==> flow/design.v <==
module TCAM_TOP (
        input                   CLK
       ,input                   RESET
       ,input                   SEARCH
       ,input                   SETTING
       ,input   [DATA_BITS-1:0] KEY
       ,input   [IDWID-1:0]     SETTING_ID
       ,input   [MASKWID-1:0]   SETTING_MASKID
       ,input   [IDWID-1:0]     SETTING_PRIORITY
       ,output  [IDWID-1:0]     RULEID
       ,output                  SETTING_COMPLETE
       ,output                  SEARCH_COMPLETE
       ,output                  MISMATCH
       ,input                     DDR3_AVL_INIT
       ,input   [SDRAM_DATA-1:0]  DDR3_AVL_READDATA
       ,input                     DDR3_AVL_WAITREQUEST
       ,input                     DDR3_AVL_READDATAVALID
       ,output                    DDR3_AVL_READ
       ,output                    DDR3_AVL_WRITE
       ,output  [SDRAM_ADDR-1:0]  DDR3_AVL_ADDRESS
       ,output  [SDRAM_DATA-1:0]  DDR3_AVL_WRITEDATA
       ,output                    DDR3_AVL_BURSTCOUNT
       ,output                    DDR3_AVL_INITCOMPLETE
	);
    parameter   DATA_BITS = 128;  
    parameter   FRAGMENTS = 8;	 
    parameter   FRAG_BITS = 3;	 
    parameter   IDWID     = 16;   
    parameter   MASKWID   = 18;
    parameter   SDRAM_ADDR = 19;
    parameter   SDRAM_DATA = 256;
    localparam  FRAG_WID  = (DATA_BITS/FRAGMENTS);
    localparam  ADDR_WID  = FRAG_BITS+FRAG_WID;
    localparam  PRIOWID   = IDWID;
    localparam  KWID      = DATA_BITS;
    localparam  SEGWID    = 2+IDWID+MASKWID+KWID+PRIOWID;  
    wire [ DATA_BITS-1:0 ] in_key      = KEY;
    wire [     IDWID-1:0 ] in_id       = SETTING_ID;
    wire [   MASKWID-1:0 ] in_maskid   = SETTING_MASKID;
    wire [   PRIOWID-1:0 ] in_priority = SETTING_PRIORITY;
    wire                 w_read;
    wire                 w_write;
    wire  [ADDR_WID-1:0] w_address;
    wire  [  SEGWID-1:0] w_readdata;
    wire  [  SEGWID-1:0] w_writedata;
    wire                 w_waitrequest;
    wire                 w_readdatavalid;
    TCAM_CONTROLLER
    #( 
        .DATA_BITS            ( DATA_BITS ), 
        .FRAGMENTS            ( FRAGMENTS ), 
        .FRAG_BITS            ( FRAG_BITS ), 
        .IDWID                ( IDWID     ),
        .MASKWID              ( MASKWID   )
    )    
    TCAM_TOP_INST    
    (
        .CLK                  ( CLK              ),
        .RESET                ( RESET            ),
        .SEARCH               ( SEARCH           ),   
        .SETTING              ( SETTING          ),   
        .KEY                  ( in_key           ),   
        .SETTING_ID           ( in_id            ),   
        .SETTING_MASKID       ( in_maskid        ),   
        .SETTING_PRIORITY     ( in_priority      ),   
        .RULEID               ( RULEID           ),   
        .SETTING_COMPLETE     ( SETTING_COMPLETE ),   
        .SEARCH_COMPLETE      ( SEARCH_COMPLETE  ),   
        .MISMATCH             ( MISMATCH         ),   
        .SDRAM_READ           ( w_read           ),
        .SDRAM_WRITE          ( w_write          ),
        .SDRAM_ADDRESS        ( w_address        ),
        .SDRAM_READDATA       ( w_readdata       ),
        .SDRAM_WRITEDATA      ( w_writedata      ),
        .SDRAM_WAITREQUEST    ( w_waitrequest    ),
        .SDRAM_READDATAVALID  ( w_readdatavalid  )
    );
    SDRAM_CONTROLLER  
    #(
        .ADDR_WID                   ( SDRAM_ADDR ),
        .DATA_WID                   ( SDRAM_DATA )
    )	
    SDRAM_CONTROLLER_INST 
    (
        .CLK                        ( CLK                    ),
        .RESET                      ( RESET                  ),
        .AVM_M0_WAITREQUEST         ( DDR3_AVL_WAITREQUEST   ),
        .AVM_M0_READDATA            ( DDR3_AVL_READDATA      ),
        .AVM_M0_READDATAVALID       ( DDR3_AVL_READDATAVALID ),
        .AVM_M0_READ                ( DDR3_AVL_READ          ),
        .AVM_M0_WRITE               ( DDR3_AVL_WRITE         ),
        .AVM_M0_WRITEDATA           ( DDR3_AVL_WRITEDATA     ),
        .AVM_M0_ADDRESS             ( DDR3_AVL_ADDRESS       ),	
        .AVM_M0_BURSTCOUNT          ( DDR3_AVL_BURSTCOUNT    ),
        .AVM_S0_INIT                ( DDR3_AVL_INIT          ),   
        .AVM_S0_READ                ( w_read                 ),   
        .AVM_S0_WRITE               ( w_write                ),   
        .AVM_S0_ADDRESS             ( w_address              ),   
        .AVM_S0_WRITEDATA           ( w_writedata            ),   
        .AVM_S0_READDATA            ( w_readdata             ),   
        .AVM_S0_WAITREQUEST         ( w_waitrequest          ),   
        .AVM_S0_READDATAVALID       ( w_readdatavalid        ),   
        .AVM_S0_INITCOMPLETE        ( DDR3_AVL_INITCOMPLETE  )    
    );
endmodule
module TCAM_CONTROLLER  (
        input                       CLK
       ,input                       RESET
       ,input                       SEARCH
       ,input                       SETTING
       ,input     [    KWID-1:0 ]   KEY
       ,input     [   IDWID-1:0 ]   SETTING_ID
       ,input     [ MASKWID-1:0 ]   SETTING_MASKID
       ,input     [ PRIOWID-1:0 ]   SETTING_PRIORITY
       ,output    [   IDWID-1:0 ]   RULEID
       ,output                      SETTING_COMPLETE
       ,output                      SEARCH_COMPLETE
       ,output                      MISMATCH
       ,input     [   SEGWID-1:0 ]  SDRAM_READDATA
       ,input                       SDRAM_WAITREQUEST
       ,input                       SDRAM_READDATAVALID
       ,output                      SDRAM_READ
       ,output                      SDRAM_WRITE
       ,output    [ ADDR_WID-1:0 ]  SDRAM_ADDRESS
       ,output    [   SEGWID-1:0 ]  SDRAM_WRITEDATA
	);
    parameter   DATA_BITS = 10;  
    parameter   FRAGMENTS = 5;	 
    parameter   FRAG_BITS = 3;	 
    parameter   IDWID     = 2;   
    parameter   MASKWID   = 5;
    localparam  FRAG_WID  = (DATA_BITS/FRAGMENTS);
    localparam  ADDR_WID  = FRAG_BITS+FRAG_WID;
    localparam  PRIOWID   = IDWID;
    localparam  KWID      = DATA_BITS;
    localparam  SEGWID    = 2+IDWID+MASKWID+KWID+PRIOWID;  
    reg                  search_en_sync1;
    reg                  setting_en_sync1;
    reg  [   KWID-1:0]	 key_sync1;
    reg  [  IDWID-1:0]	 setting_id_sync1;
    reg  [MASKWID-1:0]   setting_maskid_sync1;
    reg  [PRIOWID-1:0]   setting_priority_sync1;
    always @(posedge CLK or posedge RESET)
    begin 
        if (RESET) begin 
            key_sync1              <= 0;
            search_en_sync1        <= 0;
            setting_en_sync1       <= 0;
            setting_id_sync1       <= 0;
            setting_maskid_sync1   <= 0;
            setting_priority_sync1 <= 0;
        end 
        else begin
            key_sync1		       <= KEY;
            search_en_sync1        <= SEARCH;
            setting_en_sync1       <= SETTING;
            setting_id_sync1       <= SETTING_ID;
            setting_maskid_sync1   <= SETTING_MASKID;
            setting_priority_sync1 <= SETTING_PRIORITY;
        end
    end
    wire                    w_cntl_searchcomplete;	
    wire                    w_cntl_searchdatavalid;
    wire    [SEGWID-1:0] 	w_confirm_segment;
    wire                    w_compare_complete;
    segment_engine  
    #( 
        .DATA_BITS                  ( DATA_BITS ), 
        .FRAGMENTS                  ( FRAGMENTS ), 
        .FRAG_BITS                  ( FRAG_BITS ), 
        .IDWID                      ( IDWID     ),
        .MASKWID                    ( MASKWID   )
    ) 
    SEGMENTATION_INST   
    (
        .clk                        ( CLK                    ),
        .reset                      ( RESET                  ), 
        .i_search                   ( search_en_sync1        ),
        .i_setting                  ( setting_en_sync1       ),
        .i_key                      ( key_sync1              ),
        .i_setting_id               ( setting_id_sync1       ),
        .i_setting_maskid           ( setting_maskid_sync1   ),
        .i_setting_priority         ( setting_priority_sync1 ),
        .o_search_complete          ( w_cntl_searchcomplete  ),
        .o_setting_complete			( SETTING_COMPLETE       ),
        .o_cntl_m0_searchdatavalid  ( w_cntl_searchdatavalid ),
        .i_sdram_readdata           ( SDRAM_READDATA         ),
        .i_sdram_waitrequest        ( SDRAM_WAITREQUEST      ),
        .i_sdram_readdatavalid		( SDRAM_READDATAVALID    ),
        .o_sdram_read               ( SDRAM_READ             ),
        .o_sdram_write              ( SDRAM_WRITE            ),
        .o_sdram_address            ( SDRAM_ADDRESS          ),
        .o_sdram_writedata          ( SDRAM_WRITEDATA        )
    );
    wire [  IDWID-1:0] w_mask_confirm_id;
    wire [MASKWID-1:0] w_mask_confirm_maskid;
    wire [PRIOWID-1:0] w_mask_confirm_priority;
    wire [   KWID-1:0] w_mask_confirm_key;
    wire               w_mask_confirm_id_update;
    wire               w_mask_complete;
    mask_engine 
    #( 
        .DATA_BITS                  ( DATA_BITS ), 
        .FRAGMENTS                  ( FRAGMENTS ), 
        .FRAG_BITS                  ( FRAG_BITS ), 
        .IDWID                      ( IDWID     ),
        .MASKWID                    ( MASKWID   )
    )
    MASK_ENGINE_INST   
    (
        .clk                        ( CLK                      ),
        .reset                      ( RESET                    ),
        .i_sdram_readdata           ( SDRAM_READDATA           ),
        .o_id                       ( w_mask_confirm_id        ),
        .o_maskid                   ( w_mask_confirm_maskid    ),
        .o_confirm_key              ( w_mask_confirm_key       ),
        .o_priority                 ( w_mask_confirm_priority  ),
        .i_cntl_s0_searchdatavalid  ( w_cntl_searchdatavalid   ),
        .i_segment_complete         ( w_cntl_searchcomplete    ),
        .o_id_update                ( w_mask_confirm_id_update ),
        .o_mask_complete            ( w_mask_complete          )
    );
    wire [KWID-1:0] w_pp_key6;
    ffxkclkx #(6,KWID) pp_search_key (CLK,RESET,key_sync1,w_pp_key6);
    wire [  IDWID-1:0]  w_confirm_prio_ruleid;
    wire [PRIOWID-1:0]  w_confirm_prio_priority;
    wire                w_confirm_complete;
    wire                w_confirm_prio_valid;
    confirm_engine 
    #( 
        .DATA_BITS                  ( DATA_BITS ), 
        .FRAGMENTS                  ( FRAGMENTS ), 
        .FRAG_BITS                  ( FRAG_BITS ), 
        .IDWID                      ( IDWID     ),
        .MASKWID                    ( MASKWID   )
    )
    CONFIRM_ENGINE_INST   
    (
        .clk                        ( CLK                      ),
        .reset                      ( RESET                    ),
        .i_key                      ( w_pp_key6                ),
        .i_id                       ( w_mask_confirm_id        ),
        .i_maskid                   ( w_mask_confirm_maskid    ),
        .i_priority                 ( w_mask_confirm_priority  ),
        .i_confirm_key              ( w_mask_confirm_key       ),
        .o_confirm_ruleid           ( w_confirm_prio_ruleid    ),
        .o_confirm_priority         ( w_confirm_prio_priority  ),
        .i_id_update                ( w_mask_confirm_id_update ),     
        .i_mask_complete            ( w_mask_complete          ),
        .o_confirm_complete         ( w_confirm_complete       ), 
        .o_confirm_valid            ( w_confirm_prio_valid     )
    );
    priority_engine 
    #( 
        .DATA_BITS                  ( DATA_BITS ), 
        .FRAGMENTS                  ( FRAGMENTS ), 
        .FRAG_BITS                  ( FRAG_BITS ), 
        .IDWID                      ( IDWID     ),
        .MASKWID                    ( MASKWID   )
    )
    PRIORITY_ENGINE_INST    
    (   
        .clk                        ( CLK                     ),
        .reset                      ( RESET                   ),
        .i_confirm_ruleid           ( w_confirm_prio_ruleid   ),
        .i_confirm_priority         ( w_confirm_prio_priority ),
        .o_final_id                 ( RULEID                  ), 
        .o_mismatch                 ( MISMATCH                ),
        .i_confirm_valid            ( w_confirm_prio_valid    ),
        .i_confirm_complete         ( w_confirm_complete      ),
        .o_priority_complete        ( SEARCH_COMPLETE         )
    );
endmodule
module SDRAM_CONTROLLER (
        input 		                CLK
       ,input 		                RESET
       ,input                       AVM_M0_WAITREQUEST
       ,input       [DATA_WID-1:0]	AVM_M0_READDATA
       ,input                       AVM_M0_READDATAVALID
       ,output                      AVM_M0_READ
       ,output                      AVM_M0_WRITE
       ,output reg  [DATA_WID-1:0]	AVM_M0_WRITEDATA
       ,output reg  [ADDR_WID-1:0]	AVM_M0_ADDRESS
       ,output      [        10:0]  AVM_M0_BURSTCOUNT
       ,input                       AVM_S0_INIT
       ,input                       AVM_S0_READ
       ,input                       AVM_S0_WRITE
       ,input       [ADDR_WID-1:0]  AVM_S0_ADDRESS
       ,input       [DATA_WID-1:0]  AVM_S0_WRITEDATA
       ,output reg  [DATA_WID-1:0]  AVM_S0_READDATA
       ,output                      AVM_S0_INITCOMPLETE
       ,output                      AVM_S0_WAITREQUEST
       ,output                      AVM_S0_READDATAVALID
	);
    parameter ADDR_WID = 27;
    parameter DATA_WID = 32;
    localparam IDLE  = 2'd0;
    localparam INIT  = 2'd1;
    localparam READ  = 2'd2;
    localparam WRITE = 2'd3;
    reg [ADDR_WID-1:0] 	avs_address_sync1;
    reg [DATA_WID-1:0] 	avs_writedata_sync1;
    reg 				avs_init_sync1;
    reg 				avs_read_sync1;
    reg 				avs_write_sync1;
    always @(posedge CLK or posedge RESET)
    begin 
        if (RESET) begin 
            avs_init_sync1  	<= 0;
            avs_read_sync1  	<= 0;
            avs_write_sync1 	<= 0;
            avs_address_sync1 	<= 0;
            avs_writedata_sync1 <= 0;
        end 
        else begin 
            avs_init_sync1  	<= AVM_S0_INIT;
            avs_read_sync1  	<= AVM_S0_READ;
            avs_write_sync1 	<= AVM_S0_WRITE;
            avs_address_sync1 	<= AVM_S0_ADDRESS;
            avs_writedata_sync1 <= AVM_S0_WRITEDATA;
        end
    end
    wire [ADDR_WID-1:0] max_address;
    assign max_address = {ADDR_WID{1'b1}};
    wire max_avm_address;
    assign max_avm_address = (AVM_M0_ADDRESS == max_address) ? 1'b1 : 1'b0;
    reg [3:0] wr_burst_count;
    reg drv_status_waitrequest;
    reg drv_status_init_complete;
    reg drv_status_readdatavalid;
    reg [1:0] current_state;
    always @(posedge CLK or posedge RESET) 	 
    begin 
        if (RESET) begin
            current_state <= IDLE;
            drv_status_init_complete <= 0;
        end
        else begin
            case (current_state)
                IDLE : begin
                    drv_status_waitrequest   <= 1'b0;
                    drv_status_readdatavalid <= 1'b1;
                    if (avs_init_sync1 == 1) begin
                        AVM_M0_ADDRESS   <= 0;
                        AVM_M0_WRITEDATA <= 0;
                        wr_burst_count 	 <= 0;
                        current_state 	 <= INIT;	 
                        drv_status_init_complete <= 0;
                    end
                    else if (avs_read_sync1 == 1) begin 
                        AVM_M0_ADDRESS <= avs_address_sync1;
                        drv_status_readdatavalid <= 1'b0;
                        current_state  <= READ;	 
                    end 
                    else if (avs_write_sync1 == 1) begin
                        AVM_M0_ADDRESS   <= avs_address_sync1;
                        AVM_M0_WRITEDATA <= avs_writedata_sync1;
                        current_state    <= WRITE;  
                    end
                    else begin
                        AVM_M0_ADDRESS   <= AVM_M0_ADDRESS;
                        AVM_M0_WRITEDATA <= AVM_M0_WRITEDATA;
                        current_state <= IDLE; 	 
                    end
                end
                INIT : begin
                    drv_status_waitrequest <= 1'b1;
                    if (!AVM_M0_WAITREQUEST & !max_avm_address) begin 
                        if (wr_burst_count == 0) begin 
                            AVM_M0_ADDRESS <= AVM_M0_ADDRESS + 1;
                            wr_burst_count <= 0;
                        end
                        else begin 
                            wr_burst_count <= wr_burst_count + 1;
                        end
                    end
                    else if (!AVM_M0_WAITREQUEST & max_avm_address) begin 
                        if (wr_burst_count == 0) begin 
                            drv_status_init_complete <= 1;
                            current_state <= IDLE;	 
                        end
                        else begin 
                            wr_burst_count <= wr_burst_count + 1;
                        end
                    end
                    else begin 
                        wr_burst_count <= wr_burst_count + 1;
                    end 
                end
                READ : begin
                    drv_status_waitrequest <= 1'b1;
                    if (!AVM_M0_WAITREQUEST & !AVM_M0_READDATAVALID) begin
                        current_state <= READ;	 
                    end
                    else if (!AVM_M0_WAITREQUEST & AVM_M0_READDATAVALID) begin
                        drv_status_readdatavalid <= 1'b1;
                        current_state <= IDLE; 
                    end
                    else begin
                        current_state <= READ;  
                    end
                end
                WRITE : begin
                    drv_status_waitrequest <= 1'b1;
                    if (!AVM_M0_WAITREQUEST)	current_state <= IDLE;
                    else 						current_state <= WRITE;  
                end 
                default : begin 
                    current_state <= current_state;
                end 
            endcase
        end
    end 
    assign AVM_M0_BURSTCOUNT = 1;
    assign AVM_M0_WRITE = ((current_state==WRITE || current_state==INIT) && RESET==0) ? 1'b1 : 1'b0;
    assign AVM_M0_READ  = (current_state==READ && RESET==0) ? 1'b1 : 1'b0;
    assign AVM_S0_WAITREQUEST   = drv_status_waitrequest;
    assign AVM_S0_INITCOMPLETE  = drv_status_init_complete;
    assign AVM_S0_READDATAVALID = drv_status_readdatavalid;
    always @(posedge CLK or posedge RESET) 
    begin 
        if 		(RESET)					AVM_S0_READDATA <= 0;
        else if (AVM_M0_READDATAVALID)	AVM_S0_READDATA <= AVM_M0_READDATA;
        else 							AVM_S0_READDATA <= AVM_S0_READDATA;
    end 
endmodule
module segment_engine (
        input 					clk
       ,input 					reset
       ,input                   i_search
       ,input                   i_setting
       ,input   [   KWID-1:0]   i_key
       ,input   [MASKWID-1:0]   i_setting_maskid
       ,input   [PRIOWID-1:0]   i_setting_priority
       ,input   [  IDWID-1:0]   i_setting_id
       ,output                  o_search_complete
       ,output                  o_setting_complete
       ,output                  o_cntl_m0_searchdatavalid
       ,input   [ SEGWID-1:0]   i_sdram_readdata
       ,input                   i_sdram_waitrequest
       ,input                   i_sdram_readdatavalid
       ,output                  o_sdram_read
       ,output                  o_sdram_write
       ,output  [ADDR_WID-1:0]  o_sdram_address
       ,output  [  SEGWID-1:0]  o_sdram_writedata
	);
    parameter   DATA_BITS = 10;  
    parameter   FRAGMENTS = 5;	 
    parameter   FRAG_BITS = 3;	 
    parameter   IDWID     = 2;   
    parameter   MASKWID   = 5;
    localparam  FRAG_WID  = (DATA_BITS/FRAGMENTS);
    localparam  ADDR_WID  = FRAG_BITS+FRAG_WID;
    localparam  PRIOWID   = IDWID;
    localparam  KWID      = DATA_BITS;
    localparam  SEGWID    = 2+IDWID+MASKWID+KWID+PRIOWID;  
	reg 				search_en_sync1;
	reg 				setting_en_sync1;
	reg   [   KWID-1:0]	key_sync1;
	reg   [  IDWID-1:0]	setting_id_sync1;
	reg	  [MASKWID-1:0]	setting_maskid_sync1;
    reg   [PRIOWID-1:0] setting_priority_sync1;
	always @(posedge clk or posedge reset)
	begin 
		if (reset) begin 
			key_sync1 		  	   <= 0;
			search_en_sync1   	   <= 0;
			setting_en_sync1  	   <= 0;
			setting_id_sync1  	   <= 0;
			setting_maskid_sync1   <= 0;
            setting_priority_sync1 <= 0;
		end 
		else begin
			key_sync1		       <= i_key;
			search_en_sync1        <= i_search;
			setting_en_sync1       <= i_setting;
			setting_id_sync1       <= i_setting_id;
			setting_maskid_sync1   <= i_setting_maskid;
            setting_priority_sync1 <= i_setting_priority;
		end
	end 
    wire					w_cntl_load;
    wire 					w_cntl_modify;
    wire					w_cntl_shift;
    wire 					w_cntl_search;
    wire 					w_cntl_modify_done;
    wire   [ADDR_WID-1:0]	w_fragment_key;
    fragmentation  
    #( 
        .DATA_BITS                 ( DATA_BITS          ), 
        .FRAGMENTS                 ( FRAGMENTS          ), 
        .FRAG_BITS                 ( FRAG_BITS          ), 
        .IDWID                     ( IDWID              ),
        .MASKWID                   ( MASKWID            )
    )
    FRAGMENT_INST  
    (
        .clk	                   ( clk                ),
        .reset                     ( reset              ),
        .i_key                     ( key_sync1          ),
        .o_fragment_key            ( w_fragment_key     ),
        .i_load				       ( w_cntl_load        ),
        .i_shift                   ( w_cntl_shift       )
    );
    segment_controller 
    #( 
        .FRAGMENTS                 ( FRAGMENTS                 )  
    )	
    SEGMENT_CONTROLLER_INST   
    (
        .clk                       ( clk                       ),
        .reset                     ( reset                     ), 
        .i_search_enable           ( search_en_sync1           ),
        .i_setting_enable          ( setting_en_sync1          ),
        .o_sdram_read              ( o_sdram_read              ),
        .o_sdram_write             ( o_sdram_write             ),
        .i_sdram_waitrequest       ( i_sdram_waitrequest       ),
        .i_sdram_readdatavalid     ( i_sdram_readdatavalid     ),
        .o_cntl_m0_load            ( w_cntl_load               ),
        .o_cntl_m0_modify          ( w_cntl_modify             ),
        .o_cntl_m0_shift           ( w_cntl_shift              ),
        .i_cntl_m0_modify_done     ( w_cntl_modify_done        ),
        .o_cntl_m0_searchdatavalid ( o_cntl_m0_searchdatavalid ),
        .o_search_complete         ( o_search_complete         ),
        .o_setting_complete        ( o_setting_complete        )
    );
    segment_datapath  
    #( 
        .DATA_BITS                 ( DATA_BITS              ), 
        .FRAGMENTS                 ( FRAGMENTS              ), 
        .FRAG_BITS                 ( FRAG_BITS              ), 
        .IDWID                     ( IDWID                  ),
        .MASKWID                   ( MASKWID                )
    )	
    SEGMENT_DATAPATH_INST  
    (
        .clk					   ( clk                    ),
        .reset					   ( reset                  ), 
        .i_setting_id		       ( setting_id_sync1       ),
        .i_setting_key		       ( key_sync1              ),
        .i_setting_maskid		   ( setting_maskid_sync1   ),
        .i_setting_priority        ( setting_priority_sync1 ),
        .i_fragment_key            ( w_fragment_key         ),
        .i_sdram_readdata          ( i_sdram_readdata       ),		
        .o_sdram_writedata		   ( o_sdram_writedata      ),
        .o_sdram_segment_address   ( o_sdram_address        ), 
        .i_cntl_s0_modify          ( w_cntl_modify          ),
        .o_cntl_s0_modify_done     ( w_cntl_modify_done     )
    );
endmodule
module segment_controller (
        input 		 clk
       ,input 		 reset
       ,input 		 i_search_enable
       ,input		 i_setting_enable
       ,input 		 i_sdram_waitrequest
       ,input 		 i_sdram_readdatavalid
       ,output 	reg	 o_sdram_read
       ,output 	reg	 o_sdram_write
       ,input 		 i_cntl_m0_modify_done
       ,output  	 o_cntl_m0_load
       ,output 	reg  o_cntl_m0_modify
       ,output	reg  o_cntl_m0_shift
       ,output  reg  o_cntl_m0_searchdatavalid
       ,output       o_search_complete
       ,output       o_setting_complete
	);
    parameter  FRAGMENTS = 5;	 
    localparam IDLE        = 4'b0000;  
    localparam SHIFT       = 4'b0001;  
    localparam STABLE_RD_1 = 4'b0010;  
    localparam STABLE_RD_2 = 4'b0011;  
    localparam READ        = 4'b0100;  
    localparam MODIFY      = 4'b0101;  
    localparam STABLE_WR   = 4'b0110;  
    localparam WRITE       = 4'b0111;  
    localparam COUNT       = 4'b1000;  
	reg search_mode;
	reg setting_mode;
	reg [3:0] loop_count;  
	reg [3:0] current_state; 
	always @(posedge clk or posedge reset)
	begin 
		if (reset) begin
			loop_count    <= FRAGMENTS;
			search_mode   <= 0;
			setting_mode  <= 0;
			current_state <= IDLE;
			o_sdram_read     <= 0;
			o_sdram_write    <= 0;
			o_cntl_m0_shift  <= 0;
			o_cntl_m0_modify <= 0;
			o_cntl_m0_searchdatavalid <= 0;
		end
		else begin 
			case (current_state) 
				IDLE : begin
					o_sdram_read     <= 0;
					o_sdram_write    <= 0;
					o_cntl_m0_shift  <= 0;
					o_cntl_m0_modify <= 0;
					o_cntl_m0_searchdatavalid <= 0;
					search_mode <= 0;
					setting_mode <= 0;
					loop_count <= FRAGMENTS;
					if (i_setting_enable) begin
						setting_mode  <= 1'b1;   
						current_state <= SHIFT;	 
					end 
					else if (i_search_enable) begin 
						search_mode    <= 1'b1;   
						current_state  <= SHIFT;  
					end 
					else begin 
						current_state <= IDLE;	 
					end 
				end 
				SHIFT : begin 
					o_cntl_m0_shift <= 1'b1;
					current_state <= STABLE_RD_1;  
				end 
				STABLE_RD_1 : begin
					o_cntl_m0_shift <= 1'b0;
					current_state <= STABLE_RD_2;
				end
				STABLE_RD_2 : begin
					current_state <= READ;
				end
				READ : begin
					o_sdram_read    <= 1'b1;  
					if (i_sdram_waitrequest & !i_sdram_readdatavalid) begin 
						o_sdram_read    <= 1'b0;  
						current_state <= READ;  
					end
					else if (i_sdram_waitrequest & i_sdram_readdatavalid & setting_mode) begin
						o_sdram_read    <= 1'b0;  
						current_state <= MODIFY;  
					end
					else if (i_sdram_waitrequest & i_sdram_readdatavalid & search_mode) begin
						o_sdram_read    <= 1'b0;  
						o_cntl_m0_searchdatavalid <= 1'b1;  
						current_state <= COUNT;  
					end 
					else begin 
						current_state <= READ;  
					end 
				end 
				MODIFY : begin
					o_cntl_m0_modify <= 1'b1;  
					if (i_cntl_m0_modify_done == 1) begin 
						o_cntl_m0_modify <= 1'b0;
						current_state  <= STABLE_WR;  
					end 
					else begin
						current_state <= MODIFY;  
					end 
				end 
				STABLE_WR : begin
					o_cntl_m0_modify <= 1'b0;
					current_state <= WRITE;
				end 
				WRITE : begin
					o_sdram_write    <= 1'b1;
					if 	  (i_sdram_waitrequest) 	current_state <= COUNT;	 
					else 						current_state <= WRITE;
				end 
				COUNT : begin
					o_sdram_read  <= 1'b0;
					o_sdram_write <= 1'b0;
					o_cntl_m0_searchdatavalid <= 1'b0;
					if (loop_count > 1) begin 
						loop_count <= loop_count - 1;
						current_state <= SHIFT;  
					end 
					else begin 
						current_state <= IDLE;  
					end 
				end
				default : begin
					current_state <= current_state;
				end	 
			endcase 
		end 
	end
	assign o_cntl_m0_load 	  = (current_state==IDLE & reset==0) ? 1'b1 : 1'b0;
	assign o_search_complete  = (search_mode==0 	 & reset==0) ? 1'b1 : 1'b0;
	assign o_setting_complete = (setting_mode==0 	 & reset==0) ? 1'b1 : 1'b0;
endmodule 
module segment_datapath (
        input                   clk
       ,input                   reset
       ,input   [  IDWID-1:0]   i_setting_id
       ,input   [   KWID-1:0]   i_setting_key
       ,input   [MASKWID-1:0]   i_setting_maskid
       ,input   [PRIOWID-1:0]   i_setting_priority
       ,input   [ SEGWID-1:0]   i_sdram_readdata    
       ,output  [ SEGWID-1:0]   o_sdram_writedata   
       ,input   [ADDR_WID-1:0]	i_fragment_key
       ,output  [ADDR_WID-1:0]	o_sdram_segment_address  
       ,input                   i_cntl_s0_modify
       ,output                  o_cntl_s0_modify_done
    );
    parameter	DATA_BITS = 10;  
    parameter 	FRAGMENTS = 5;	 
    parameter 	FRAG_BITS = 3;	 
    parameter	IDWID     = 2;   
    parameter   MASKWID   = 5;
    localparam 	FRAG_WID  = (DATA_BITS/FRAGMENTS);
    localparam 	ADDR_WID  = FRAG_BITS+FRAG_WID;
    localparam  PRIOWID   = IDWID;
    localparam 	KWID	  = DATA_BITS;
    localparam 	SEGWID	  = 2+IDWID+MASKWID+KWID+PRIOWID;  
    reg [SEGWID-1:0] sdram_readdata;
    always @(posedge clk or posedge reset)
    begin 
        if (reset) begin 
            sdram_readdata <= 0;
        end
        else begin 
            sdram_readdata <= i_sdram_readdata;
        end 
    end 
    addresspath_orientator 
    #( 
        .DATA_BITS                ( DATA_BITS          ), 
        .FRAGMENTS                ( FRAGMENTS          ), 
        .FRAG_BITS                ( FRAG_BITS          )
    )  
    ADDRESS_ORIENTATOR_INST   
    (
        .clk                      (clk),
        .reset                    (reset), 
        .i_fragment_key           (i_fragment_key),
        .o_sdram_segment_address  (o_sdram_segment_address)  
    );
    status_generator 
    #( 
        .DATA_BITS             ( DATA_BITS            ), 
        .FRAGMENTS             ( FRAGMENTS            ), 
        .FRAG_BITS             ( FRAG_BITS            ), 
        .IDWID                 ( IDWID                ),
        .MASKWID               ( MASKWID              )
    )
    STATUS_GENERATOR_INST   
    (
        .clk                   ( clk                   ),
        .reset                 ( reset                 ), 
        .i_modify              ( i_cntl_s0_modify      ),
        .i_setting_id          ( i_setting_id          ),
        .i_setting_key         ( i_setting_key         ),
        .i_setting_maskid      ( i_setting_maskid      ),  
        .i_setting_priority    ( i_setting_priority    ),
        .i_sdram_readdata      ( sdram_readdata        ),
        .o_sdram_writedata     ( o_sdram_writedata     ),  
        .o_modify_complete     ( o_cntl_s0_modify_done )
    );
endmodule
module addresspath_orientator (
        input						clk,
        input 						reset, 
        input		[ADDR_WID-1:0]	i_fragment_key,
        output 	reg [ADDR_WID-1:0]	o_sdram_segment_address  
	);
    parameter	DATA_BITS = 10;  
    parameter 	FRAGMENTS = 5;	 
    parameter 	FRAG_BITS = 3;	 
    localparam 	FRAG_WID  = (DATA_BITS/FRAGMENTS);
    localparam 	ADDR_WID  = FRAG_BITS+FRAG_WID;
	always @(posedge clk or posedge reset)
	begin 
		if   (reset)	o_sdram_segment_address <= 0;
		else 			o_sdram_segment_address <= i_fragment_key;
	end
endmodule
module status_generator (
        input			            clk
       ,input 			            reset 
       ,input 						i_modify
       ,input       [    KWID-1:0 ] i_setting_key
       ,input  		[   IDWID-1:0 ]	i_setting_id
       ,input 		[ MASKWID-1:0 ]	i_setting_maskid
       ,input       [ PRIOWID-1:0 ] i_setting_priority
       ,input		[  SEGWID-1:0 ]	i_sdram_readdata
       ,output 	reg	[  SEGWID-1:0 ]	o_sdram_writedata
       ,output 	 					o_modify_complete
	);
    parameter   DATA_BITS = 10;  
    parameter   FRAGMENTS = 5;	 
    parameter   FRAG_BITS = 3;	 
    parameter   IDWID     = 2;   
    parameter   MASKWID   = 5;
    localparam  FRAG_WID  = (DATA_BITS/FRAGMENTS);
    localparam  ADDR_WID  = FRAG_BITS+FRAG_WID;
    localparam  PRIOWID   = IDWID;
    localparam  KWID      = DATA_BITS;
    localparam  SEGWID    = 2+IDWID+MASKWID+KWID+PRIOWID;  
    localparam IDLE     = 0;
    localparam MODIFY   = 1;
    localparam COMPLETE = 2;
    wire cell_empty;
    assign cell_empty = ~i_sdram_readdata[SEGWID-2];
    reg [		1:0] current_state;
    reg [SEGWID-1:0] writedata_mod;
    reg				 reg_modify_complete;
    always @(posedge clk or posedge reset) 
    begin 
        if (reset) begin
            writedata_mod <= 0;
            current_state <= IDLE;
            reg_modify_complete	<= 0;
        end
        else begin 
            case (current_state)
                IDLE : begin
                    reg_modify_complete <= 1'b0;
                    if   (i_modify)	current_state <= MODIFY;  
                    else            current_state <= IDLE;  
                end 
                MODIFY : begin
                    reg_modify_complete <= 1'b0;
                    if (cell_empty) begin 
                        writedata_mod <= {2'b01, i_setting_id, i_setting_maskid, i_setting_key, i_setting_priority};
                        reg_modify_complete <= 1'b1;
                        current_state <= COMPLETE;	 
                    end
                    else begin 
                        writedata_mod <= {2'b11, i_sdram_readdata[SEGWID-3:0]};
                        reg_modify_complete <= 1'b1;
                        current_state <= COMPLETE;	 
                    end 
                end 
                COMPLETE : begin 
                    reg_modify_complete <= 1'b1;
                    current_state <= IDLE;  
                end 
                default : begin 
                    writedata_mod <= writedata_mod;
                end 
            endcase 
        end 
    end
    always @(posedge clk or posedge reset)
    begin 
        if (reset) begin 
            o_sdram_writedata <= 0;
        end 
        else if (reg_modify_complete) begin 
            o_sdram_writedata <= writedata_mod;
        end
        else begin 
            o_sdram_writedata <= o_sdram_writedata;
        end 
    end 
    assign o_modify_complete = reg_modify_complete;
endmodule
module fragmentation (
        input                       clk
       ,input                       reset
       ,input       [    KWID-1:0]  i_key
       ,output reg  [ADDR_WID-1:0]  o_fragment_key
       ,input                       i_load
       ,input                       i_shift
	);
    parameter   DATA_BITS = 10;  
    parameter   FRAGMENTS = 5;	 
    parameter   FRAG_BITS = 3;	 
    parameter   IDWID     = 2;   
    parameter   MASKWID   = 5;
    localparam  FRAG_WID  = (DATA_BITS/FRAGMENTS);
    localparam  ADDR_WID  = FRAG_BITS+FRAG_WID;
    localparam  PRIOWID   = IDWID;
    localparam  KWID      = DATA_BITS;
    localparam  SEGWID    = 2+IDWID+MASKWID+KWID+PRIOWID;  
    wire [FRAG_WID-1:0] zeros;
    assign zeros = {FRAG_WID{1'b0}};
    reg [     KWID-1:0] shift_register;
    reg [FRAG_BITS-1:0] prefix_address;
    always @(posedge clk or posedge reset)
    begin 
        if (reset) begin
            o_fragment_key <= 0;		
            shift_register <= 0;
            prefix_address <= 0;
        end 
        else if (i_load) begin 
            shift_register <= i_key;
            prefix_address <= 0;
        end
        else if (i_shift) begin
            prefix_address <= prefix_address + 1;
            o_fragment_key <= {prefix_address, shift_register[FRAG_WID-1:0]};
            shift_register <= {zeros, shift_register[KWID-1:FRAG_WID]};
        end 
        else begin
            prefix_address <= prefix_address;
            shift_register <= shift_register; 
        end
    end 
endmodule
module mask_engine (
        input                         clk
       ,input                         reset
       ,input       [  SEGWID-1:0 ]   i_sdram_readdata    
       ,output      [   IDWID-1:0 ]   o_id
       ,output      [ MASKWID-1:0 ]   o_maskid
       ,output      [    KWID-1:0 ]   o_confirm_key
       ,output      [ PRIOWID-1:0 ]   o_priority
       ,input                         i_cntl_s0_searchdatavalid
       ,input                         i_segment_complete
       ,output                        o_id_update
       ,output                        o_mask_complete
    );
    parameter	DATA_BITS = 10;  
    parameter 	FRAGMENTS = 5;	 
    parameter 	FRAG_BITS = 3;	 
    parameter	IDWID     = 2;   
    parameter   MASKWID   = 5;
    localparam  PRIOWID   = IDWID;
    localparam 	KWID	  = DATA_BITS;
    localparam 	SEGWID	  = 2+IDWID+MASKWID+KWID+PRIOWID;  
    reg               r_id_valid;
    reg [  IDWID-1:0] r_id;
    reg [MASKWID-1:0] r_maskid;
    reg [   KWID-1:0] r_confirm_key;
    reg [PRIOWID-1:0] r_priority;
    always @(posedge clk or posedge reset)
    begin 
        if (reset) begin 
            r_id_valid    <= 'h0;
            r_id          <= 'h0;
            r_maskid      <= 'h0;
            r_priority    <= 'h0;
            r_confirm_key <= 'h0;
        end
        else if (i_cntl_s0_searchdatavalid) begin
            r_id_valid    <= (~i_sdram_readdata[SEGWID-1] & i_sdram_readdata[SEGWID-2]);  
            r_id          <= i_sdram_readdata[       SEGWID-3:KWID+MASKWID+PRIOWID ];
            r_maskid      <= i_sdram_readdata[ KWID+MASKWID+PRIOWID-1:KWID+PRIOWID ];
            r_confirm_key <= i_sdram_readdata[ KWID+PRIOWID-1:PRIOWID ];
            r_priority    <= i_sdram_readdata[      PRIOWID-1:0            ];
        end 
    end
    reg r_searchdatavalid_sync1;
    always @(posedge clk or posedge reset)
    begin 
        if (reset)  r_searchdatavalid_sync1 <= 0;
        else        r_searchdatavalid_sync1 <= i_cntl_s0_searchdatavalid;
    end 
    wire p_searchdatavalid; 
    assign p_searchdatavalid = (i_cntl_s0_searchdatavalid & ~r_searchdatavalid_sync1);
    reg r_segment_complete_sync1;
    always @(posedge clk or posedge reset)
    begin 
        if   (reset) r_segment_complete_sync1 <= 0;
        else         r_segment_complete_sync1 <= i_segment_complete;
    end 
    wire p_segment_complete;
    assign p_segment_complete = (i_segment_complete & ~r_segment_complete_sync1);
    wire p_segment_processing;
    assign p_segment_processing = (~i_segment_complete & r_segment_complete_sync1);
    reg [        1:0] ro_id_valid;
    reg [  IDWID-1:0] ro_id;
    reg [MASKWID-1:0] ro_maskid;
    reg [   KWID-1:0] ro_confirm_key;
    reg [PRIOWID-1:0] ro_priority;
    always @(posedge clk or posedge reset)
    begin 
        if (reset) begin 
            ro_id          <= 'h0;
            ro_maskid      <= 'h0;
            ro_priority    <= 'h0;
            ro_confirm_key <= 'h0;
        end
        else if (p_segment_complete) begin 
            ro_id          <= 'h0;
            ro_maskid      <= 'h0;
            ro_priority    <= 'h0;
            ro_confirm_key <= 'h0;
        end
        else if (r_id_valid) begin 
            ro_id          <= r_id;
            ro_maskid      <= r_maskid;
            ro_priority    <= r_priority;
            ro_confirm_key <= r_confirm_key;
        end  
        else begin 
            ro_id          <= ro_id;
            ro_maskid      <= ro_maskid;
            ro_priority    <= ro_priority;
            ro_confirm_key <= ro_confirm_key;
        end 
    end
    assign o_id          = ro_id;            
    assign o_maskid      = ro_maskid;     
    assign o_priority    = ro_priority;   
    assign o_confirm_key = ro_confirm_key;
    wire w_new_id;
    assign w_new_id = ~p_segment_complete & p_searchdatavalid & r_id_valid;
    reg ro_id_update;
    always @(posedge clk or posedge reset)
    begin 
        if      ( reset        )  ro_id_update <= 1'b0;
        else if ( w_new_id     )  ro_id_update <= 1'b1;
        else if ( ro_id_update )  ro_id_update <= 1'b0;
        else                      ro_id_update <= ro_id_update;
    end 
    assign o_id_update = ro_id_update;
    reg ro_mask_complete;
    always @(posedge clk or posedge reset)
    begin 
        if      ( reset                )  ro_mask_complete <= 1'b0;
        else if ( p_segment_complete   )  ro_mask_complete <= 1'b1;
        else if ( p_segment_processing )  ro_mask_complete <= 1'b0;
        else                              ro_mask_complete <= ro_mask_complete;
    end
    assign o_mask_complete = ro_mask_complete;
endmodule
module confirm_engine (
        input                       clk
       ,input                       reset
       ,input   [     KWID-1:0 ]    i_key
       ,input   [    IDWID-1:0 ]    i_id
       ,input   [  MASKWID-1:0 ]    i_maskid
       ,input   [  PRIOWID-1:0 ]    i_priority
       ,input   [     KWID-1:0 ]    i_confirm_key
       ,output  [    IDWID-1:0 ] 	o_confirm_ruleid
       ,output  [  PRIOWID-1:0 ]    o_confirm_priority
       ,input                       i_id_update       
       ,input                       i_mask_complete
       ,output                      o_confirm_complete
       ,output                      o_confirm_valid
	);
    parameter   DATA_BITS = 10;  
    parameter   FRAGMENTS = 5;	 
    parameter   FRAG_BITS = 3;	 
    parameter   IDWID     = 2;   
    parameter   MASKWID   = 5;
    localparam  FRAG_WID  = (DATA_BITS/FRAGMENTS);
    localparam  PRIOWID   = IDWID;
    localparam  KWID      = DATA_BITS;
    localparam  SEGWID    = 2+IDWID+MASKWID+KWID+PRIOWID;  
    localparam  CNFM_WID  = (DATA_BITS/MASKWID);
    reg r_mask_complete_sync1;
    always @(posedge clk or posedge reset)
    begin 
        if   (reset) r_mask_complete_sync1 <= 0;
        else         r_mask_complete_sync1 <= i_mask_complete;
    end 
    wire p_mask_complete;
    assign p_mask_complete = (i_mask_complete & ~r_mask_complete_sync1);
    wire p_mask_processing;
    assign p_mask_processing = (~i_mask_complete & r_mask_complete_sync1);
    reg [   KWID-1:0] r_key;
    reg [  IDWID-1:0] r_id;
    reg [MASKWID-1:0] r_maskid;
    reg [   KWID-1:0] r_confirm_key;
    reg [PRIOWID-1:0] r_priority; 
    always @(posedge clk or posedge reset)
    begin 
        if (reset) begin 
            r_key         <= 'h0;
            r_id          <= 'h0;
            r_maskid      <= 'h0;
            r_priority    <= 'h0;
            r_confirm_key <= 'h0;
        end 
        else if (p_mask_complete) begin 
            r_key         <= i_key;
            r_id          <= 'h0;
            r_maskid      <= 'h0;
            r_priority    <= 'h0;
            r_confirm_key <= 'h0;
        end 
        else if (i_id_update) begin 
            r_key         <= i_key;
            r_id          <= i_id;
            r_maskid      <= i_maskid;
            r_priority    <= i_priority;
            r_confirm_key <= i_confirm_key;
        end 
        else begin 
            r_key         <= r_key;
            r_id          <= r_id;
            r_maskid      <= r_maskid;
            r_priority    <= r_priority;
            r_confirm_key <= r_confirm_key;
        end 
    end 
    reg [MASKWID-1:0] r_id_match_vector;
    generate 
        genvar mask_idx;
    for (mask_idx = 0; mask_idx < MASKWID; mask_idx=mask_idx+1)
        begin: mask_bit
            always @(posedge clk or posedge reset)
            begin 
                if (reset) begin
                    r_id_match_vector[mask_idx] <= 0;
                end 
                else begin 
                    r_id_match_vector[mask_idx] <= (r_maskid[mask_idx]) ? 1'b1 : (r_confirm_key[(CNFM_WID+(CNFM_WID*mask_idx)-1):(CNFM_WID*mask_idx)] == r_key[(CNFM_WID+(CNFM_WID*mask_idx)-1):(CNFM_WID*mask_idx)]);
                end
            end
        end
    endgenerate
    wire w_id_match;
    assign w_id_match = &r_id_match_vector;
    reg [  IDWID-1:0] ro_confirm_ruleid;
    reg [PRIOWID-1:0] ro_confirm_priority;
    reg               ro_confirm_valid;
    always @(posedge clk or posedge reset)
    begin 
        if      ( reset      )  ro_confirm_ruleid <= 'h0;
        else if ( w_id_match )  ro_confirm_ruleid <= r_id;   
        else                    ro_confirm_ruleid <= ro_confirm_ruleid;
    end
    always @(posedge clk or posedge reset)
    begin 
        if      ( reset      )  ro_confirm_priority <= 'h0;
        else if ( w_id_match )  ro_confirm_priority <= r_priority; 
        else                    ro_confirm_priority <= ro_confirm_priority;
    end 
    always @(posedge clk or posedge reset) 
    begin 
        if      ( reset            )  ro_confirm_valid <= 1'b0;
        else if ( w_id_match       )  ro_confirm_valid <= 1'b1;
        else if ( ro_confirm_valid )  ro_confirm_valid <= 1'b0;
        else                          ro_confirm_valid <= ro_confirm_valid;
    end 
    assign o_confirm_ruleid   = ro_confirm_ruleid;
    assign o_confirm_priority = ro_confirm_priority;
    assign o_confirm_valid    = ro_confirm_valid;
    reg ro_confirm_complete; 
    always @(posedge clk or posedge reset)
    begin 
        if      ( reset             ) ro_confirm_complete <= 1'b0;
        else if ( p_mask_complete   ) ro_confirm_complete <= 1'b1;
        else if ( p_mask_processing ) ro_confirm_complete <= 1'b0;
        else                          ro_confirm_complete <= ro_confirm_complete;
    end 
    assign o_confirm_complete = ro_confirm_complete;
endmodule
module priority_engine (
        input                   clk
       ,input                   reset
       ,input  [   IDWID-1:0 ]  i_confirm_ruleid
       ,input  [ PRIOWID-1:0 ]  i_confirm_priority
       ,output [   IDWID-1:0 ]  o_final_id
       ,output                  o_mismatch
       ,input                   i_confirm_valid
       ,input                   i_confirm_complete
       ,output                  o_priority_complete
    );
    parameter	DATA_BITS = 10;  
    parameter 	FRAGMENTS = 5;	 
    parameter 	FRAG_BITS = 3;	 
    parameter	IDWID     = 2;   
    parameter   MASKWID   = 5;
    localparam  PRIOWID   = IDWID;
    localparam  KWID      = DATA_BITS;
    localparam  SEGWID    = 2+IDWID+MASKWID+KWID+PRIOWID;  
    reg r_confirm_complete_sync1;
    always @(posedge clk or posedge reset)
    begin 
        if   (reset) r_confirm_complete_sync1 <= 0;
        else         r_confirm_complete_sync1 <= i_confirm_complete;
    end 
    wire p_confirm_complete;
    assign p_confirm_complete = (i_confirm_complete & ~r_confirm_complete_sync1);
    wire p_confirm_processing; 
    assign p_confirm_processing = (~i_confirm_complete & r_confirm_complete_sync1);
    reg [  IDWID-1:0] r_confirm_ruleid;
    reg [PRIOWID-1:0] r_confirm_priority;
    always @(posedge clk or posedge reset)
    begin 
        if (reset) begin 
            r_confirm_ruleid   <= 'h0;
            r_confirm_priority <= 'h0;
        end 
        else if (i_confirm_complete) begin 
            r_confirm_ruleid   <= 'h0;
            r_confirm_priority <= 'h0;
        end
        else if (i_confirm_valid) begin 
            r_confirm_ruleid   <= i_confirm_ruleid;
            r_confirm_priority <= i_confirm_priority;
        end  
        else begin 
            r_confirm_ruleid   <= r_confirm_ruleid;  
            r_confirm_priority <= r_confirm_priority;
        end 
    end 
    wire w_id_select; 
    assign w_id_select = (r_confirm_priority > r_stored_priority) ? 1'b1 : 1'b0;
    reg [  IDWID-1:0] r_stored_id; 
    reg [PRIOWID-1:0] r_stored_priority;
    always @(posedge clk or posedge reset)
    begin 
        if (reset) begin 
            r_stored_id       <= 'h0;
            r_stored_priority <= 'h0;
        end 
        else if (p_confirm_complete) begin 
            r_stored_id       <= 'h0;
            r_stored_priority <= 'h0;
        end
        else if (w_id_select) begin 
            r_stored_id       <= r_confirm_ruleid;
            r_stored_priority <= r_confirm_priority;
        end
        else begin 
            r_stored_id       <= r_stored_id;
            r_stored_priority <= r_stored_priority;      
        end 
    end 
    wire w_id_match;
    assign w_id_match = ( i_confirm_valid & ~i_confirm_complete );
    reg ro_mismatch;
    always @(posedge clk or posedge reset)
    begin 
        if      ( reset              ) ro_mismatch <= 1'b1;  
        else if ( p_confirm_complete ) ro_mismatch <= 1'b1;
        else if ( w_id_match         ) ro_mismatch <= 1'b0;
        else                           ro_mismatch <= ro_mismatch;
    end
    assign o_mismatch = ro_mismatch;
    reg ro_priority_complete;
    always @(posedge clk or posedge reset)
    begin 
        if      ( reset                )  ro_priority_complete <= 1'b0;
        else if ( p_confirm_complete   )  ro_priority_complete <= 1'b1;
        else if ( p_confirm_processing )  ro_priority_complete <= 1'b0;
        else                              ro_priority_complete <= 1'b0;
    end
    assign o_priority_complete = ro_priority_complete;
    reg [IDWID-1:0] ro_final_id;
    always @(posedge clk or posedge reset)
    begin 
        if   ( reset )  ro_final_id <= 'h0;
        else            ro_final_id <= r_stored_id;    
    end 
    assign o_final_id = ro_final_id;
endmodule
module ffxkclk
    (
     clk,
     rst,
     idat,
     odat
     );
parameter           K = 3;     
input               clk,
                    rst;
input               idat;
output              odat;
wire                odat;
reg [K-1:0]         shift_dat;
wire [K:0]          shift_in;
assign              shift_in = {shift_dat,idat};
always @ (posedge clk)
    begin
    shift_dat <= shift_in[K-1:0];
    end
assign odat = shift_dat[K-1];
endmodule 
module ffxkclkx
    (
     clk,
     rst,
     idat,
     odat
     );
parameter           K = 3;   
parameter           W = 10;  
input               clk;
input               rst;
input [W-1:0]       idat;
output [W-1:0]      odat;
wire [W-1:0]        odat;
generate
    genvar bit_idx;
for (bit_idx=0;bit_idx<W;bit_idx=bit_idx+1'b1)
    begin: i_bit
    ffxkclk #(K)    flxodat (clk,rst,idat[bit_idx],odat[bit_idx]);
    end
endgenerate
endmodule 
### From RTL to reports: TCAM_TOP

What the tools print for TCAM_TOP, step after step.
Lines are those of the file above, counted from 1.
Library cell names are shortened.
The mark n/a stands for no value.

* top module: TCAM_TOP
* clock port: CLK
* library: sky130hd
* corner: tt_025C_1v80

### After elaboration

Yosys after proc, flatten, opt, wreduce and memory -nomap, before mapping. Memory bits, and registers merged into a memory's read port (data or address), are not among the register bits. Print and check cells are not counted.

* flip-flop bits (word level): 3303
* input bits: 441
* word-level cells: 479

* add/subtract/negate cells: 4
* order comparisons: 2
* equality and inequality tests: 46
* muxes and demuxes: 129
* bitwise gates (word level): 34
* reductions and logical operators: 46

Operators with widths (number)
* 126-bit two-way mux: 6
* 256-bit two-way mux: 2
* 16-bit two-way mux: 16
* 128-bit two-way mux: 2
* 180-bit two-way mux: 1
* 7-bit == test: 18
* 19-bit two-way mux: 5
* 18-bit two-way mux: 4
* 1-bit two-way mux: 55
* 4-bit two-way mux: 11
* 19-bit parallel mux with 2-bit select: 1
* 4-bit parallel mux with 9-bit select: 1
* 2-bit nonzero test: 17
* 1-bit bitwise AND: 21
* 4-bit AND reduction: 5
* 2-bit two-way mux: 10
* 19-bit by 1-bit adder with 19-bit output with constant B: 1
* 19-bit == test with constant B: 1
* 18-bit AND reduction: 1
* 1-bit parallel mux with 2-bit select: 9
* 16-bit greater-than comparator: 1
* 2-bit by 1-bit != test with 1-bit output with constant B: 8
* 4-bit by 3-bit == test with 1-bit output with constant B: 4
* 4-bit parallel mux with 2-bit select: 2
* 1-bit inverter: 13
* 5-bit AND reduction: 2
* 9-bit nonzero test: 1
* 2-bit != test with constant B: 4

Not listed: further kinds 24, cells in them 39.

### Longest topological paths

Depth = most cells in a row (Yosys ltp): at word level without a register or memory, in the mapped netlist without a sequential cell, where the memories' decode and read muxes count.

* depth after elaboration: 8
* ABC_AREA: 0
* mapped depth: 9
* gate-level depth less buffers: 7

### Mapped cells and area

Yosys stat after the flow's synthesis: flattened, memories mapped to cells. It holds for the ABC_AREA given above (unset counts as 0); a run with the other value may have another netlist.
The area totals of this step are shown rounded.

* mapped cells: 6811
* cell area after synthesis: 104000 um^2
* area of sequential cells: 78200 um^2
* flip-flops: 3235
* buffers: 389

Cells by type
* dfrtp_1: number 2269, area in all 5.68E+04 um^2
* dfxtp_1: number 756, area in all 1.51E+04 um^2
* mux2i_1: number 709, area in all 7.1E+03 um^2
* mux2_2: number 625, area in all 7038 um^2
* edfxtp_1: number 205, area in all 6.16E+03 um^2
* nor2_1: number 593, area in all 2.23E+03 um^2
* nand2_1: number 318, area in all 1.19E+03 um^2
* nor2b_1: number 185, area in all 1157.36 um^2
* a21oi_1: number 191, area in all 955.917 um^2
* clkbuf_1: number 201, area in all 754.474 um^2
* xor2_1: number 81, area in all 709.43 um^2
* mux2_1: number 59, area in all 664.387 um^2
* xnor2_1: number 67, area in all 586.813 um^2
* buf_4: number 78, area in all 585.562 um^2
* buf_2: number 97, area in all 485.466 um^2
* o21ai_0: number 87, area in all 435.418 um^2
* o21ai_1: number 72, area in all 360.346 um^2
* ha_1: number 24, area in all 300.288 um^2

Not listed: further types 33, cells in them 194.
The figures by module come from a second, unflattened synthesis with its own total; it is not the netlist above.

* cells (unflattened synthesis): 7126
* area total of the unflattened synthesis: 113000 um^2

Rows give one instance, submodules left out.

Modules
* SDRAM_CONTROLLER: instances 1, cells 1549, area 27640 um^2, seq. area 21930 um^2
* ffxkclk (K=6): instances 128, cells 6, area 120.1 um^2, seq. area 120.1 um^2
* status_generator: instances 1, cells 1167, area 15060 um^2, seq. area 9110 um^2
* confirm_engine: instances 1, cells 1097, area 15040 um^2, seq. area 8884 um^2
* mask_engine: instances 1, cells 963, area 14370 um^2, seq. area 9034 um^2
* fragmentation: instances 1, cells 609, area 6703 um^2, seq. area 3754 um^2
* TCAM_CONTROLLER: instances 1, cells 181, area 4508 um^2, seq. area 4504 um^2
* segment_datapath: instances 1, cells 181, area 4508 um^2, seq. area 4504 um^2
* segment_engine: instances 1, cells 181, area 4508 um^2, seq. area 4504 um^2
* priority_engine: instances 1, cells 333, area 3926 um^2, seq. area 2078 um^2
* segment_controller (FRAGMENTS=8): instances 1, cells 76, area 857.1 um^2, seq. area 503.0 um^2
* addresspath_orientator: instances 1, cells 20, area 479.2 um^2, seq. area 475.5 um^2
* TCAM_TOP: instances 1, cells 1, area 3.8 um^2, seq. area 0.0 um^2
* ffxkclkx: instances 1, cells 0, area 0.0 um^2, seq. area 0.0 um^2

### Path before layout

OpenSTA on the mapped netlist: ideal clock, no wires. The path of least setup slack (recovery checks aside). Input and output delay are each 20% of the period. Register names are those of the netlist, which keeps one name where synthesis merged equal registers.

* path type: input to register
* from: input port RESET
* to: register SDRAM_CONTROLLER_INST.drv_status_waitrequest
* period: 10000 ps
* external input delay: 2000 ps
* setup time: 2746 ps
* data arrival time: 48927 ps
* path slack: -41673 ps
* path delay: 49673 ps
* stages on the path: 2
* buffers on the path: 1
* period reached after synthesis: 51673 ps

"path delay" = arrival - input delay + setup time.
"stages on the path": output pins that drive a net of the path, with the launching flip-flop's if there is one; two outputs of one cell count as two.
"period reached after synthesis" = period - worst setup slack (recovery checks aside). The figure is calculated, with input and output delays left at 20% of the set period.
At most two assigning lines are given for a register; there are more.

* cell sequence: buf_2 > inv_1
* cells in the longest elaborated chain: 0

Ends and longest elaborated chain, after synthesis
* start: declaration: RTL line 3 `,input                   RESET`
* end: assignment: RTL line 341 `drv_status_waitrequest   <= 1'b0;`
* end: assignment: RTL line 367 `drv_status_waitrequest <= 1'b1;`
* end: declaration: RTL line 328 `reg drv_status_waitrequest;`

### Worst path after layout

Path of least setup slack in the final report of record 1 (OpenROAD, finished layout, wires in). Where an end is a register, its clock arrival counts in the times.
The path's times are printed in steps of 10 ps; the period is the one set.

* path type: input to output
* from: input port RESET
* to: output port DDR3_AVL_READ
* period: 10000 ps
* external input delay: 2000 ps
* output delay: 2000 ps
* data arrival time: 3590 ps
* path slack: 4410 ps
* stages on the path: 3
* buffers on the path: 2

Between the ends stands the longest chain of elaborated cells between them, by number of cells; it is not shown to be the way that was timed. Of several equally long chains one is given.
A line is the first line of the expression or statement that the cell stems from. Yosys adds cells for indexed reads and writes and turns some case tables into memories.

* cell sequence: clkdlybuf4s50_1 > nor2b_1 > clkdlybuf4s50_1
* cells in the longest elaborated chain: 3

Ends and longest elaborated chain, post-layout
* start: declaration: RTL line 3 `,input                   RESET`
* 1-bit inverter: RTL line 416 `assign AVM_M0_READ  = (current_state==READ && RESET==0) ? 1'b1 : 1'b0;`
* 1-bit logical AND: RTL line 416
* 1-bit two-way mux: RTL line 416
* end: declaration: RTL line 18 `,output                    DDR3_AVL_READ`

Data sheet: physical implementation of TCAM_TOP

Record of 6 stored runs of the RTL-to-layout flow on TCAM_TOP, platform sky130hd. The runs are unordered. Constraints: input delay and output delay 20% of the set period each, output load 0.01 pF.
"achieved period" is the run's clock period less its worst setup slack. It is reckoned from that one timing run; input and output delays stay at 20% of the period that was set.
"worst path time": the worst setup path's part of the clock period (all of it between registers, 20% less for each end at a port) less its slack. A launch clock that arrives late makes it longer, a capture clock that arrives late makes it shorter.
"power" is the tool's figure for a default switching activity; nothing was simulated.
"worst path time" is known to 10 ps.
Values from the reports are rounded here.

### Record 1

Settings: `CORE_UTILIZATION=40`, `period_ns=10.0`, `CAP_MARGIN=20`, `CORE_MARGIN=2`, `SLEW_MARGIN=20`

- Synthesis area: 104000 um^2
- Die footprint: 264000 um^2
- Standard-cell area after routing: 124400 um^2
- Final design utilization: 48.0%
- Worst slack on setup checks: 4406 ps
- Setup TNS: 0 ps
- Worst hold slack after layout: 271 ps
- Power: 27650 µW
- Achieved period: 5594 ps
- Worst path time: 1590 ps
- Type of the worst setup path: input to output

### Record 2

Settings: `ABC_AREA=0`, `CELL_PAD_IN_SITES_DETAIL_PLACEMENT=2`, `CELL_PAD_IN_SITES_GLOBAL_PLACEMENT=2`, `CORE_MARGIN=10`, `CORE_UTILIZATION=65`, `CTS_CLUSTER_DIAMETER=307`, `CTS_CLUSTER_SIZE=48`, `GPL_ROUTABILITY_DRIVEN=0`, `GPL_TIMING_DRIVEN=0`, `MAX_ROUTING_LAYER=met5`, `MIN_ROUTING_LAYER=met1`, `PLACE_DENSITY=0.49`, `SETUP_SLACK_MARGIN=0.1`, `period_ns=4.66`, `CAP_MARGIN=20`, `SLEW_MARGIN=20`

Unfinished; tool error in placement.

### Record 3

Settings: `CORE_UTILIZATION=40`, `period_ns=5.62`, `CAP_MARGIN=20`, `CORE_MARGIN=2`, `SLEW_MARGIN=20`

- Synthesis area: 104000 um^2
- Die footprint: 264000 um^2
- Standard-cell area after routing: 124700 um^2
- Final design utilization: 48.1%
- Worst slack on setup checks: 1755 ps
- Setup TNS: 0 ps
- Worst hold slack after layout: 261 ps
- Power: 49260 µW
- Achieved period: 3865 ps
- Worst path time: 1620 ps
- Type of the worst setup path: input to output

### Record 4

Settings: `ABC_AREA=0`, `CORE_ASPECT_RATIO=0.53`, `CORE_UTILIZATION=40`, `MIN_ROUTING_LAYER=met2`, `SLEW_MARGIN=10`, `period_ns=10.0`, `CAP_MARGIN=20`, `CORE_MARGIN=2`

- Synthesis area: 104000 um^2
- Die footprint: 264200 um^2
- Standard-cell area after routing: 122900 um^2
- Final design utilization: 47.5%
- Worst slack on setup checks: 4491 ps
- Setup TNS: 0 ps
- Worst hold slack after layout: 283 ps
- Power: 26560 µW
- Achieved period: 5509 ps
- Worst path time: 1510 ps
- Type of the worst setup path: input to output

### Record 5

Settings: `ABC_AREA=0`, `CELL_PAD_IN_SITES_DETAIL_PLACEMENT=2`, `CELL_PAD_IN_SITES_GLOBAL_PLACEMENT=2`, `CORE_MARGIN=10`, `CORE_UTILIZATION=65`, `CTS_CLUSTER_DIAMETER=307`, `CTS_CLUSTER_SIZE=48`, `GPL_ROUTABILITY_DRIVEN=1`, `GPL_TIMING_DRIVEN=0`, `MAX_ROUTING_LAYER=met5`, `MIN_ROUTING_LAYER=met2`, `PLACE_DENSITY=0.49`, `SETUP_SLACK_MARGIN=0.1`, `period_ns=4.66`, `CAP_MARGIN=20`, `SLEW_MARGIN=20`

Unfinished; tool error in placement.

### Record 6

Settings: `CORE_UTILIZATION=51`, `GPL_ROUTABILITY_DRIVEN=1`, `MAX_ROUTING_LAYER=met4`, `PLACE_DENSITY_LB_ADDON=0.05`, `SETUP_SLACK_MARGIN=1.08`, `period_ns=3.75`, `CAP_MARGIN=20`, `CORE_MARGIN=2`, `SLEW_MARGIN=20`

- Synthesis area: 104000 um^2
- Die footprint: 207500 um^2
- Standard-cell area after routing: 124700 um^2
- Final design utilization: 61.6%
- Worst slack on setup checks: 1141 ps
- Setup TNS: 0 ps
- Worst hold slack after layout: 262 ps
- Power: 72880 µW
- Achieved period: 2609 ps
- Worst path time: 1860 ps
- Type of the worst setup path: register to output
